==> flow/design.v <==
module PE (
	in_a,
	in_b,
	out_c
);
input	[15:0] in_a;  
input	[15:0] in_b;  
output	[9:0] out_c;
wire    [7:0] psum_l0[3:0];  
wire    [8:0] psum_l1[1:0];
assign psum_l0[0] = in_a[ 3: 0] * in_b[ 3: 0];   
assign psum_l0[1] = in_a[ 7: 4] * in_b[ 7: 4];
assign psum_l0[2] = in_a[11: 8] * in_b[11: 8];
assign psum_l0[3] = in_a[15:12] * in_b[15:12];
assign psum_l1[0] = psum_l0[0] + psum_l0[1];     
assign psum_l1[1] = psum_l0[2] + psum_l0[3];
assign out_c = psum_l1[0] + psum_l1[1];          
endmodule
module Bitblade (
	mode,
	in_a,
	in_b,
    out_c
);
input	mode;
input   [63:0] in_a;
input   [63:0] in_b;
output  [17:0] out_c;
wire    [15:0] pe_in_a[3:0];
wire    [15:0] pe_in_b[3:0];
wire    [ 9:0] pe_out_c[3:0];
wire	[31:0] aw, ax, ay, az;
wire	[31:0] bw, bx, by, bz;
assign aw = {in_a[60+4-1:60], in_a[52+4-1:52], in_a[44+4-1:44], in_a[36+4-1:36]};
assign ax = {in_a[56+4-1:56], in_a[48+4-1:48], in_a[40+4-1:40], in_a[32+4-1:32]};
assign ay = {in_a[28+4-1:28], in_a[20+4-1:20], in_a[12+4-1:12], in_a[ 4+4-1: 4]};
assign az = {in_a[24+4-1:24], in_a[16+4-1:16], in_a[ 8+4-1: 8], in_a[ 0+4-1: 0]};
assign bw = {in_b[60+4-1:60], in_b[52+4-1:52], in_b[44+4-1:44], in_b[36+4-1:36]};
assign bx = {in_b[56+4-1:56], in_b[48+4-1:48], in_b[40+4-1:40], in_b[32+4-1:32]};
assign by = {in_b[28+4-1:28], in_b[20+4-1:20], in_b[12+4-1:12], in_b[ 4+4-1: 4]};
assign bz = {in_b[24+4-1:24], in_b[16+4-1:16], in_b[ 8+4-1: 8], in_b[ 0+4-1: 0]};
assign pe_in_a[0] = (mode) ? aw : ay;
assign pe_in_a[1] = (mode) ? ax : az;
assign pe_in_a[2] = ay;
assign pe_in_a[3] = az;
assign pe_in_b[0] = (mode) ? bw : by;
assign pe_in_b[1] = (mode) ? bx : by;
assign pe_in_b[2] = (mode) ? by : bz;
assign pe_in_b[3] = bz;
PE pe0( .in_a(pe_in_a[0]), .in_b(pe_in_b[0]), .out_c(pe_out_c[0]));
PE pe1( .in_a(pe_in_a[1]), .in_b(pe_in_b[1]), .out_c(pe_out_c[1]));
PE pe2( .in_a(pe_in_a[2]), .in_b(pe_in_b[2]), .out_c(pe_out_c[2]));
PE pe3( .in_a(pe_in_a[3]), .in_b(pe_in_b[3]), .out_c(pe_out_c[3]));
assign out_c = (pe_out_c[0] << (mode ? 0 : 8)) + (pe_out_c[1] << (mode ? 0 : 4)) + (pe_out_c[2] << (mode ? 0 : 4)) + (pe_out_c[3] << (mode ? 0 : 0));
endmodule
module Cfu (
  input               cmd_valid,
  output              cmd_ready,
  input      [9:0]    cmd_payload_function_id,
  input      [31:0]   cmd_payload_inputs_0,
  input      [31:0]   cmd_payload_inputs_1,
  output reg          rsp_valid,
  input               rsp_ready,
  output reg [31:0]   rsp_payload_outputs_0,
  input               reset,
  input               clk
);
wire  [2:0] opcode;
wire  is_setting_mode, is_resetting_acc, is_accumlating, is_loading_upper;
reg         mode;  
reg   [31:0] upper_bitblade_in_a;
reg   [31:0] upper_bitblade_in_b;
wire  [63:0] bitblade_in_a;
wire  [63:0] bitblade_in_b;
wire  [31:0] bitblade_out_c;
assign opcode = cmd_payload_function_id[2:0];
assign is_setting_mode =  (cmd_valid) && (opcode == 0);
assign is_resetting_acc = (cmd_valid) && (opcode == 1);
assign is_loading_upper = (cmd_valid) && (opcode == 2);
assign is_accumlating =   (cmd_valid) && (opcode == 3);
always @(posedge clk) begin
  if (reset)
    mode <= 0;  
  else if (is_setting_mode)
    mode <= cmd_payload_function_id[3];
end
assign cmd_ready = ~rsp_valid;
always @(posedge clk) begin
  if (reset)          rsp_valid <= 1'b0;
  else if (rsp_valid) rsp_valid <= ~rsp_ready;   
  else if (cmd_valid) rsp_valid <= 1'b1;         
end
always @(posedge clk) begin
  if (reset)
    rsp_payload_outputs_0 <= 32'b0;
  else if (is_resetting_acc)
    rsp_payload_outputs_0 <= 32'b0;
  else if (is_accumlating)
    rsp_payload_outputs_0 <= rsp_payload_outputs_0 + bitblade_out_c;
end
always @(posedge clk) begin
  if (reset)                  upper_bitblade_in_a <= 0;
  else if (is_loading_upper)  upper_bitblade_in_a <= cmd_payload_inputs_0;
end
always @(posedge clk) begin
  if (reset)                  upper_bitblade_in_b <= 0;
  else if (is_loading_upper)  upper_bitblade_in_b <= cmd_payload_inputs_1;
end
assign bitblade_in_a = {upper_bitblade_in_a, cmd_payload_inputs_0};
assign bitblade_in_b = {upper_bitblade_in_b, cmd_payload_inputs_1};
Bitblade bitblade(
  .mode(mode),
  .in_a(bitblade_in_a),
  .in_b(bitblade_in_b),
  .out_c(bitblade_out_c)
);
endmodule
Reports on Cfu
Tool output for the design above, in the order of the flow.
Line numbers count from 1 in the design file above.
Library cell names are shortened.
The mark - stands for no value.

design
  design top = Cfu
  clock input = clk
  cell library = sky130hd
  library corner = tt_025C_1v80

Word-level counts
Source: Yosys, flattened and elaborated, memories not mapped. Widths are those after wreduce. Registers that Yosys merges into a memory's read port (data or address) are not register bits. Print and check cells do not count. Equal cells are merged and count once.

bit counts
  word-level cells = 60
  input bits = 78
  register bits = 98

operators by class
  bitwise operators = 2
  reduce/logical cells = 6
  mux-type cells = 9
  $mul = 16
  shift-type cells = 3
  $add $sub $neg = 16
  equal/unequal tests = 3

operator list
  cell                                                                    number
  4-bit by 4-bit multiplier with 8-bit output                             16
  10-bit by 32-bit << shifter with 18-bit output                          3
  16-bit 2-to-1 mux                                                       5
  8-bit by 8-bit adder with 9-bit output                                  8
  9-bit by 9-bit adder with 10-bit output                                 4
  18-bit adder                                                            2
  32-bit by 18-bit adder with 32-bit output                               1
  18-bit by 10-bit adder with 18-bit output                               1
  3-bit by 2-bit equality test with 1-bit output (second input constant)  2
  1-bit logical AND                                                       4
  4-bit 2-to-1 mux                                                        1
  3-bit by 1-bit equality test with 1-bit output (second input constant)  1
  3-bit zero test                                                         1
  3-bit 2-to-1 mux                                                        1
  1-bit inverter                                                          2
  2-bit OR reduction                                                      1
  1-bit 2-to-1 mux                                                        2

Logic depth
Longest topological path by Yosys (ltp), each cell counted once; first at word level (registers and memories cut), then after technology mapping (sequential cells cut; the memories' decode and read muxes count).

depth
  depth after elaboration = 9
  ABC_AREA = 0
  depth in mapped cells = 50
  mapped depth without buffers = 45

Mapped cells and area
The flow's flattened synthesis, as Yosys stat reports it; memories are mapped. The netlist is that of the ABC_AREA named above (0 if unset); the other value can give another one.
The area totals of this step are shown rounded.

mapped netlist
  chip area (Yosys) = 16,000 µm²
  mapped flip-flops = 98
  mapped cells = 1,809
  buffers = 74

cell types
  cell      number  total area (µm²)
  fa_1      223     4.46E+03
  ha_1      206     2.58E+03
  dfxtp_1   98      1.96E+03
  inv_1     305     1.14E+03
  a32o_1    88      880.845
  nand2_1   227     852.067
  a21oi_1   119     595.571
  nor2b_1   81      506.736
  a32oi_1   40      350.336
  and2_1    50      312.8
  clkbuf_1  67      251.491
  xnor2_1   23      201.443
  nor2_1    45      168.912
  xor2_1    19      166.41
  mux2i_1   16      160.154
  a21o_1    21      157.651
  o21ai_0   24      120.115
  nand2b_1  16      100.096

Other cell types: 45; their cells: 141.
By module: a second synthesis without flattening, with its own total; a netlist apart from the flattened one above.

second synthesis, totals
  cell total of the unflattened synthesis = 1,926
  area total of the unflattened synthesis = 16,000 µm²

Each row is one instance without its submodules.

modules
  module    cells  area (µm²)  instances
  PE        249    2,210       4
  Cfu       576    4,550       1
  Bitblade  354    2,660       1

Worst setup path after synthesis
OpenSTA on the mapped netlist: ideal clock, no wires. The path of least setup slack (recovery checks aside). Input and output delay are each 20% of the period. Register names are those of the netlist, which keeps one name where synthesis merged equal registers.

timing post-synthesis
  kind = input port to flip-flop
  start = input port cmd_payload_inputs_1[20]
  end = register rsp_payload_outputs_0[28]
  time at the first pin = 2.700 ns
  setup slack = 0.232 ns
  path delay = 10.567 ns
  arrival time = 13.197 ns
  clock period = 13.5 ns
  external input delay = 2.700 ns
  stages on the path = 37
  required time = 13.430 ns
  path buffers = 2
  synthesis period reached = 13.268 ns

"path delay" is the arrival time less input delay plus setup time.
"stages on the path": output pins that drive a net of the path, with the launching flip-flop's if there is one; two outputs of one cell count as two.
"synthesis period reached" = period - worst setup slack (recovery checks aside). The figure is calculated, with input and output delays left at 20% of the set period.
Between the ends stands the longest chain of elaborated cells between them, by number of cells; it is not shown to be the way that was timed. Of several equally long chains one is given.
Each line given opens the expression or statement behind the cell; cells for indexed reads and writes are added by Yosys, which also makes memories of some case tables.
At most two assigning lines are given for a register; there are more.

between the ends, post-synthesis
  path through = clkbuf_1 > mux2i_1 > nand2b_1 > fa_1 > inv_1 > fa_1 > ha_1 > fa_1 > fa_1 > ha_1 > ha_1 > fa_1 > nand2_1 > fa_1 > fa_1 > fa_1 > fa_1 > fa_1 > inv_1 > fa_1 > fa_1 > a211o_1 > a21oi_1 > o21ai_0 > a21o_1 > a31o_2 > a21oi_1 > xnor2_1 > ha_1 > nand4_4 > nor2_4 > nand4_2 > nor3_2 > nor3_1 > buf_6 > or4_1 > a21oi_1
  length of the longest elaborated chain = 9
  elaborated cells on any way between the ends = 19
  source lines of those cells = 8

RTL lines, path post-synthesis
  element                                         line  source
  start: declaration                              61    input      [31:0]   cmd_payload_inputs_1,
  16-bit 2-to-1 mux                               46    assign pe_in_b[0] = (mode) ? bw : by;
  4-bit by 4-bit multiplier with 8-bit output     13    assign psum_l0[2] = in_a[11: 8] * in_b[11: 8];
  8-bit by 8-bit adder with 9-bit output          16    assign psum_l1[1] = psum_l0[2] + psum_l0[3];
  9-bit by 9-bit adder with 10-bit output         17    assign out_c = psum_l1[0] + psum_l1[1];
  10-bit by 32-bit << shifter with 18-bit output  54    assign out_c = (pe_out_c[0] << (mode ? 0 : 8)) + (pe_out_c[1] << (mode ? 0 : 4)) + (pe_out_c[2] << (mode ? 0 : ...
  18-bit adder (2 in a row)                       54
  18-bit by 10-bit adder with 18-bit output       54
  32-bit by 18-bit adder with 32-bit output       99    rsp_payload_outputs_0 <= rsp_payload_outputs_0 + bitblade_out_c;
  end: assignment                                 97    rsp_payload_outputs_0 <= 32'b0;
  end: assignment                                 99
  end: declaration                                64    output reg [31:0]   rsp_payload_outputs_0,

Worst path after layout
Path of least setup slack in the final report of run A (OpenROAD, finished layout, wires in). Where an end is a register, its clock arrival counts in the times.

timing after layout
  kind = input port to flip-flop
  start = input port cmd_payload_inputs_1[31]
  end = register rsp_payload_outputs_0[30]
  stages on the path = 38
  path buffers = 4
  external input delay = 3.12 ns
  setup slack = 1.99 ns
  arrival time = 13.92 ns
  time at the first pin = 3.12 ns
  clock period = 15.6 ns
  required time = 15.91 ns

Between the ends stands the longest chain of elaborated cells between them, by number of cells; it is not shown to be the way that was timed. Of several equally long chains one is given.
At most two assigning lines are given for a register; there are more.

between the ends, after layout
  path through = buf_8 > nor2b_4 > buf_4 > buf_6 > a32oi_2 > fa_1 > fa_1 > inv_2 > fa_2 > fa_2 > fa_2 > ha_4 > fa_2 > nand2_2 > fa_1 > fa_1 > fa_1 > fa_1 > (+2 left out) > fa_2 > fa_2 > a211o_1 > a21oi_4 > o21ai_4 > a21o_1 > a31o_2 > a21oi_2 > xnor2_2 > ha_4 > nand4_4 > nor2_4 > nand4_4 > nor3_4 > nor3_4 > buf_6 > or4_1 > a21oi_1
  length of the longest elaborated chain = 9
  elaborated cells on any way between the ends = 19
  source lines of those cells = 8

RTL lines, path after layout
  element                                         line  source
  start: declaration                              61    input      [31:0]   cmd_payload_inputs_1,
  16-bit 2-to-1 mux                               46    assign pe_in_b[0] = (mode) ? bw : by;
  4-bit by 4-bit multiplier with 8-bit output     14    assign psum_l0[3] = in_a[15:12] * in_b[15:12];
  8-bit by 8-bit adder with 9-bit output          16    assign psum_l1[1] = psum_l0[2] + psum_l0[3];
  9-bit by 9-bit adder with 10-bit output         17    assign out_c = psum_l1[0] + psum_l1[1];
  10-bit by 32-bit << shifter with 18-bit output  54    assign out_c = (pe_out_c[0] << (mode ? 0 : 8)) + (pe_out_c[1] << (mode ? 0 : 4)) + (pe_out_c[2] << (mode ? 0 : ...
  18-bit adder (2 in a row)                       54
  18-bit by 10-bit adder with 18-bit output       54
  32-bit by 18-bit adder with 32-bit output       99    rsp_payload_outputs_0 <= rsp_payload_outputs_0 + bitblade_out_c;
  end: assignment                                 97    rsp_payload_outputs_0 <= 32'b0;
  end: assignment                                 99
  end: declaration                                64    output reg [31:0]   rsp_payload_outputs_0,

--- measured runs ---
Measured data: module Cfu, platform sky130hd, 2 stored runs of the flow under differing settings, order arbitrary. Input and output delays are each 20% of the period that was set; the output load is 0.01 pF.
The measured numbers are rounded.
A setting shown as . is not set for that run.
A result given as . is not shown for that run.

setting or result                   run A   run B
CAP_MARGIN                          25      15
CELL_PAD_IN_SITES_GLOBAL_PLACEMENT  1       1
CORE_MARGIN                         6       2
CTS_CLUSTER_DIAMETER                107     .
CTS_CLUSTER_SIZE                    75      46
GPL_ROUTABILITY_DRIVEN              0       .
GPL_TIMING_DRIVEN                   0       0
MAX_ROUTING_LAYER                   met4    .
SETUP_SLACK_MARGIN                  3.81    2.14
SLEW_MARGIN                         15      20
period_ns                           15.6    12.5
CORE_UTILIZATION                    40      62
ABC_AREA                            .       1
CELL_PAD_IN_SITES_DETAIL_PLACEMENT  .       1
PLACE_DENSITY_LB_ADDON              .       0.13
TNS_END_PERCENT                     .       90
synthesized cell area (µm²)         16,000  .
die area (µm²)                      45,000  .
worst slack on setup checks (ns)    1.99    .
final utilization                   0.5     .

Run B: not finished: placement ended with error FLW-0024
--- end ---
